==> flow/design.v <==
module bldc_esc #(parameter DATA_WIDTH = 16,parameter debounce = 3)(
  input clk,              		 
  input reset,            		 
  input pwm_en,						 
  input encoder_a,  				 
  input encoder_b,  				 
  input [DATA_WIDTH-1:0] pwm_period,	 
  input [DATA_WIDTH-1:0] period_reference,	 
  input [DATA_WIDTH-1:0] Kp_ext, 
  input [DATA_WIDTH-1:0] Ki_ext, 
  input [DATA_WIDTH-1:0] Kd_ext, 
  input override_internal_pid,		 
  output reg motor_positive,   		 
  output reg motor_negative 			 
);
  reg motor_pwm;
  reg [DATA_WIDTH-1:0] pwm_counter;
  reg [DATA_WIDTH-1:0] pwm_duty_cycle;
  reg [1:0]encoder_state;
  reg [1:0]prev_encoder_state;
  reg [1:0]pwm_direction;
  reg [DATA_WIDTH-1:0] period_speed ; 
  reg [DATA_WIDTH-1:0] speed_ctr;
  reg [DATA_WIDTH-1:0] Kp ;
  reg [DATA_WIDTH-1:0] Ki ;
  reg [DATA_WIDTH-1:0] Kd ;
  reg signed[DATA_WIDTH-1:0] error;
  reg signed[(DATA_WIDTH)-1:0] integral;
  reg signed[DATA_WIDTH-1:0] derivative;
  reg signed [(DATA_WIDTH)-1:0] pid_output;
  reg signed[DATA_WIDTH-1:0] previous_error;
  reg [2:0] encoder_a_shift_reg;
  reg encoder_a_reg;
  reg [2:0] encoder_b_shift_reg;
  reg encoder_b_reg;
 always @(posedge clk or posedge reset) begin
    if (reset) begin
        integral <= 16'b0;
        pwm_counter <= {DATA_WIDTH{1'b0}};
        encoder_state <= 2'b0;
        prev_encoder_state <= 2'b0;
        pwm_direction<=2'b00;
        motor_positive<=1'b0;
        motor_negative<=1'b0;
        Kp <= 16'd1;
        Ki <= 16'd0;
        Kd <= 16'd0;
        speed_ctr<={DATA_WIDTH{1'b0}};
        previous_error <= {DATA_WIDTH{1'b0}};
        error<=8'b0;
        period_speed <= 16'b0;
        pid_output <= 16'b0;
        derivative <= 16'b0;
        pwm_duty_cycle <= 16'b0;
        motor_pwm <= 1'b0;
        encoder_a_shift_reg <= 3'b0;
        encoder_a_reg <= 1'b0;
        encoder_b_shift_reg <= 3'b0;
        encoder_b_reg <= 1'b0;
    end 
    else begin
        encoder_a_shift_reg <= {encoder_a_shift_reg[debounce-2:0],encoder_a};
        if (encoder_a_shift_reg == {debounce{1'b0}} || encoder_a_shift_reg == {debounce{1'b1}})begin
            encoder_a_reg <= encoder_a_shift_reg[0];
        end
        encoder_b_shift_reg <= {encoder_b_shift_reg[debounce-2:0],encoder_b};
        if (encoder_b_shift_reg == {debounce{1'b0}} || encoder_b_shift_reg == {debounce{1'b1}})begin
            encoder_b_reg <= encoder_b_shift_reg[0];
        end
        pid_output <= Kp * error + Ki * integral + Kd * derivative;	 
        if(pid_output<1) begin			 
			pwm_duty_cycle<=pwm_period;
		end 
		else if (pid_output>pwm_period) begin	 
			pwm_duty_cycle<=1;
		end 
		else begin
			pwm_duty_cycle<= pid_output;	 
		end
        derivative <= error - previous_error;
        if (integral + error > 2047) begin  
            integral <= 2047;  
        end 
        else if (integral + error < -2048) begin
            integral <= -2048; 
        end 
        else begin
            integral <= integral + error;  
        end
        previous_error<=error;
        error <= period_reference - period_speed;
        motor_pwm <= (pwm_counter < pwm_duty_cycle) & pwm_en;  
        if (pwm_counter == pwm_period) begin
            pwm_counter <= 16'd0;
        end
        else begin
            pwm_counter <= pwm_counter + 1;
        end
        encoder_state <= {encoder_a_reg, encoder_b_reg};
        prev_encoder_state <= encoder_state;
        case ({encoder_state, prev_encoder_state})
            4'b0100, 4'b1101,4'b1011: begin 
                pwm_direction<=2'b10;
            end
            4'b1000,4'b1110,4'b0111: begin 
                pwm_direction<=2'b01;
            end
            4'b1100, 4'b0011, 4'b1001,4'b0110: begin 
                pwm_direction<=2'b00;
            end
            default: begin
                pwm_direction<=pwm_direction; 
            end
        endcase
        if(pwm_en==1'b0)begin
            motor_positive<=1'b0;
            motor_negative<=1'b0;
		end 
		else begin
            case(pwm_direction)
                2'b00: begin
      				if(period_reference>32767) begin  
						motor_positive<=1'b0;
						motor_negative<=motor_pwm;
					end
					else begin
						motor_positive<=motor_pwm;
						motor_negative<=1'b0;
					end
                end 
                2'b01:begin
                    motor_positive<=1'b0;
                    motor_negative<=motor_pwm;
                end
                2'b10:begin
                    motor_positive<=motor_pwm;
                    motor_negative<=1'b0;
                end
                default: begin
                    motor_positive <= 1'b0;
                    motor_negative <= 1'b0;
                end
            endcase
        end
		if(override_internal_pid) begin
			Kp<=Kp_ext;
			Ki<=Ki_ext;
			Kd<=Kd_ext;
		end 
		else begin
			Kp<=Kp;
			Ki<=Ki;
			Kd<=Kd;
		end
      if((prev_encoder_state[0]==1'b0 && encoder_a_reg==1'b1) || speed_ctr==16'h00ff) begin
            period_speed<=speed_ctr;
            speed_ctr<={DATA_WIDTH{1'b0}};
        end else begin
            speed_ctr<=speed_ctr+1;
        end
    end
 end
endmodule
## From RTL to reports: bldc_esc

What the tools print for bldc_esc, step after step.
Line numbers count from 1 in the design file above.
Library cell names are shortened.
Not given: --

- Top module: bldc_esc
- Clock: clk
- Cell library: sky130hd
- Timing corner: tt_025C_1v80

## Word level

Yosys after proc, flatten, opt, wreduce and memory -nomap, before mapping. Memory bits, and registers merged into a memory's read port (data or address), are not among the register bits. Print and check cells are not counted.

- Bitwise logic cells: 2
- Div/mod/pow operators: 0
- $add $sub $neg: 8
- Reduce/logical cells: 11
- Shifts and indexed selects: 0
- $mul: 3
- Mux-type cells: 13
- Order comparisons: 6
- Equal/unequal tests: 16

Operators with widths:

| cell | count |
|---|---|
| 16-bit by 16-bit multiplier with 16-bit output | 3 |
| 16-bit 2-to-1 mux | 6 |
| 16-bit adder | 3 |
| 16-bit by 1-bit adder with 16-bit output (second input constant) | 2 |
| 16-bit subtractor | 2 |
| 4-bit == test (second input constant) | 6 |
| 16-bit by 16-bit adder with 17-bit output | 1 |
| 17-bit by 12-bit > comparator with 1-bit output (second input constant) | 1 |
| 17-bit by 12-bit < comparator with 1-bit output (second input constant) | 1 |
| 16-bit by 15-bit > comparator with 1-bit output (second input constant) | 1 |
| 16-bit > comparator | 1 |
| 16-bit < comparator | 1 |
| 16-bit == test | 1 |
| 16-bit by 2-bit < comparator with 1-bit output (second input constant) | 1 |
| 16-bit by 8-bit == test with 1-bit output (second input constant) | 1 |
| 4-bit by 3-bit == test with 1-bit output (second input constant) | 3 |
| 3-bit == test (second input constant) | 2 |
| 3-bit logical NOT | 2 |
| 3-bit OR reduction | 2 |
| 2-bit parallel mux with 3-bit select | 1 |
| 4-bit by 2-bit == test with 1-bit output (second input constant) | 1 |
| 4-bit OR reduction | 1 |
| 1-bit parallel mux with 2-bit select | 2 |
| 1-bit 2-to-1 mux | 4 |
| 1-bit logical OR | 3 |
| 3-bit nonzero test | 1 |
| 2-bit by 1-bit == test with 1-bit output (second input constant) | 1 |
| 2-bit == test (second input constant) | 1 |

Not listed: further kinds 4, cells in them 4.

- Latch bits: 0
- Bits in writable memories: 0
- Word width x clocked read ports: 0
- Cells after elaboration: 81
- Input bits: 86
- Output and inout port bits: 2
- Memory cells: 0
- Register bits after elaboration: 209
- Bits in read-only memories: 0

## Logic depth

Longest topological path by Yosys (ltp), each cell counted once; first at word level (registers and memories cut), then after technology mapping (sequential cells cut; the memories' decode and read muxes count).

- Word-level depth: 4
- ABC_AREA: 1
- Mapped depth: 33
- Depth with buffers taken out: 31

## After synthesis

Source: synth_stat.txt of the flow (Yosys; design flattened, memories mapped). It holds for the ABC_AREA given above (unset counts as 0); a run with the other value may have another netlist.
The area totals of this step are shown rounded.

Cells by type:

| cell type | count | total area (µm²) |
|---|---|---|
| fa_1 | 291 | 5.83E+03 |
| dfrtp_1 | 208 | 5.2E+03 |
| inv_1 | 861 | 3231.85 |
| ha_1 | 215 | 2690.08 |
| nand2_1 | 670 | 2.51E+03 |
| mux2_2 | 49 | 551.779 |
| xor2_1 | 60 | 525.504 |
| a21oi_1 | 88 | 440.422 |
| xnor2_1 | 49 | 429.162 |
| nand3_1 | 82 | 410.394 |
| nor2_1 | 61 | 228.97 |
| o21ai_0 | 41 | 205.197 |
| clkbuf_1 | 53 | 198.941 |
| buf_2 | 22 | 110.106 |
| nand4_1 | 17 | 106.352 |
| nor3_1 | 19 | 95.091 |
| o21ai_1 | 18 | 90.086 |
| nor3b_1 | 11 | 82.579 |

Other cell types: 42; their cells: 119.

- Synthesis area: 24000 µm²
- Flip-flop cells: 210
- Area of sequential cells: 5300 µm²
- Mapped cells: 2934
- Buffers: 85

## Timing after synthesis

Source: OpenSTA report_checks on the synthesized netlist (no wires, ideal clock, input and output delay 20% of the period each), path of least setup slack; recovery checks are left aside. Register names are those of the netlist, which keeps one name where synthesis merged equal registers.

- Kind: register to register
- Start: register error[4]
- End: register pid_output[14]
- Period: 8.0 ns
- Buffers on the path: 1
- Launch time at the first pin: 0.000 ns
- Required time: 7.877 ns
- Setup time: 0.123 ns
- Path delay: 6.744 ns
- Stages: 28
- Arrival time: 6.621 ns
- Slack: 1.256 ns
- Synthesis period reached: 6.744 ns

"path delay" = arrival - input delay + setup time.
"stages": output pins that drive a net of the path, with the launching flip-flop's if there is one; two outputs of one cell count as two.
"synthesis period reached" = period - worst setup slack (recovery checks aside). The figure is calculated, with input and output delays left at 20% of the set period.
Between the ends stands the longest chain of elaborated cells between them, by number of cells; it is not shown to be the way that was timed. Of several equally long chains one is given.
A line is the first line of the expression or statement that the cell stems from. Yosys adds cells for indexed reads and writes and turns some case tables into memories.

- Cell sequence: dfrtp_1 -> clkbuf_1 -> nand2_1 -> inv_1 -> fa_1 -> fa_1 -> inv_1 -> fa_1 -> inv_1 -> fa_1 -> inv_1 -> fa_1 -> inv_1 -> fa_1 -> fa_1 -> fa_1 -> inv_1 -> fa_1 -> inv_1 -> ha_1 -> nand2_1 -> nor3_1 -> nor2_1 -> o21ai_0 -> nand2_1 -> a21oi_1 -> nor2_1 -> xnor2_1
- Length of the longest elaborated chain: 3
- Elaborated cells between the ends (all ways): 3
- Source lines of those cells: 1
- Classes of those cells: 2 x add/sub; 1 x mul

Ends and longest elaborated chain, post-synthesis:

| element | RTL line | text |
|---|---|---|
| start, declared | 27 | `reg signed[DATA_WIDTH-1:0] error;` |
| start, assigned | 50 | `error<=8'b0;` |
| start, assigned | 91 | `error <= period_reference - period_speed;` |
| 16-bit by 16-bit multiplier with 16-bit output | 70 | `pid_output <= Kp * error + Ki * integral + Kd * derivative;` |
| 16-bit adder (2 in a row) | 70 |  |
| end, assigned | 52 | `pid_output <= 16'b0;` |
| end, assigned | 70 |  |
| end, declared | 30 | `reg signed [(DATA_WIDTH)-1:0] pid_output;` |

## Timing after layout

From the final timing report of entry A: the path of least setup slack in the routed layout; clock arrival at registers is part of the times.

- Kind: register to register
- Start: register integral[3]
- End: register pid_output[15]
- Buffers on the path: 1
- Setup time: 0.12 ns
- Arrival time: 7.53 ns
- Launch time at the first pin: 0.59 ns
- Period: 4.71 ns
- Stages: 23
- Slack: -2.36 ns
- Required time: 5.16 ns

Between the ends stands the longest chain of elaborated cells between them, by number of cells; it is not shown to be the way that was timed. Of several equally long chains one is given.
At most two assigning lines are given for a register; there are more.

- Cell sequence: dfrtp_2 -> clkbuf_4 -> nand2_1 -> fa_1 -> inv_1 -> fa_1 -> inv_1 -> fa_1 -> fa_1 -> fa_1 -> fa_1 -> fa_1 -> inv_1 -> fa_1 -> inv_2 -> fa_2 -> inv_2 -> ha_4 -> nand4_1 -> o311ai_4 -> inv_1 -> nand2_1 -> nand2_1
- Length of the longest elaborated chain: 3
- Elaborated cells between the ends (all ways): 3
- Source lines of those cells: 1
- Classes of those cells: 2 x add/sub; 1 x mul

Ends and longest elaborated chain, after layout:

| element | RTL line | text |
|---|---|---|
| start, declared | 28 | `reg signed[(DATA_WIDTH)-1:0] integral;` |
| start, assigned | 85 | `integral <= -2048;` |
| start, assigned | 88 | `integral <= integral + error;` |
| 16-bit by 16-bit multiplier with 16-bit output | 70 | `pid_output <= Kp * error + Ki * integral + Kd * derivative;` |
| 16-bit adder (2 in a row) | 70 |  |
| end, assigned | 52 | `pid_output <= 16'b0;` |
| end, assigned | 70 |  |
| end, declared | 30 | `reg signed [(DATA_WIDTH)-1:0] pid_output;` |

==> runs of bldc_esc <==
Measured results for bldc_esc: 5 stored runs of the Yosys and OpenROAD flow on sky130hd. The settings differ; the order carries no meaning. The constraints put input and output delay at 20% of the set period each and load the outputs with 0.01 pF.
Results are given in rounded form.
Settings: -- = not set for that run.
A result given as -- is not shown for that run.

| setting or result | entry A | entry B | entry C | entry D | entry E |
|---|---|---|---|---|---|
| ABC_AREA | 1 | -- | -- | -- | -- |
| CAP_MARGIN | 0 | 20 | 20 | 20 | 20 |
| CORE_UTILIZATION | 67 | 40 | 31 | 48 | 40 |
| GPL_TIMING_DRIVEN | 0 | -- | -- | -- | -- |
| MIN_ROUTING_LAYER | met2 | -- | met2 | met2 | -- |
| PLACE_DENSITY_LB_ADDON | 0.29 | -- | 0.15 | 0.15 | 0.12 |
| SLEW_MARGIN | 10 | 20 | 20 | 20 | 20 |
| TNS_END_PERCENT | 5 | -- | 5 | 55 | 30 |
| period_ns | 4.71 | 8.23 | 4.24 | 4.24 | 8.0 |
| CORE_MARGIN | 2 | 2 | 10 | 6 | 8 |
| PLACE_DENSITY | -- | 0.6 | -- | -- | -- |
| CELL_PAD_IN_SITES_DETAIL_PLACEMENT | -- | -- | 2 | 2 | 1 |
| CELL_PAD_IN_SITES_GLOBAL_PLACEMENT | -- | -- | 2 | 2 | 1 |
| CORE_ASPECT_RATIO | -- | -- | 0.89 | 0.89 | 1.54 |
| CTS_CLUSTER_DIAMETER | -- | -- | 168 | 168 | -- |
| GPL_ROUTABILITY_DRIVEN | -- | -- | 1 | 1 | -- |
| HOLD_SLACK_MARGIN | -- | -- | -0.04 | -0.04 | 0.02 |
| MAX_ROUTING_LAYER | -- | -- | met5 | met5 | -- |
| SETUP_SLACK_MARGIN | -- | -- | 1.24 | 1.24 | -- |
| CTS_CLUSTER_SIZE | -- | -- | -- | -- | 42 |
| worst hold slack after layout (ns) | 0.38 | 0.38 | 0.38 | -- | 0.37 |
| post-route setup TNS (ns) | -20 | 0.000 | -24 | -- | 0.000 |
| setup slack of the critical path (ns) | -2.4 | 0.97 | -2.5 | -- | 0.72 |
| cell area after synthesis (µm²) | 24000 | 23000 | 23000 | -- | 23000 |
| area inside the die boundary (µm²) | 37000 | 59000 | 85000 | -- | 65000 |
| standard-cell area after routing (µm²) | 27000 | 25000 | 28000 | -- | 25000 |

Entry D: stopped before the end: placement reported DPL-0033
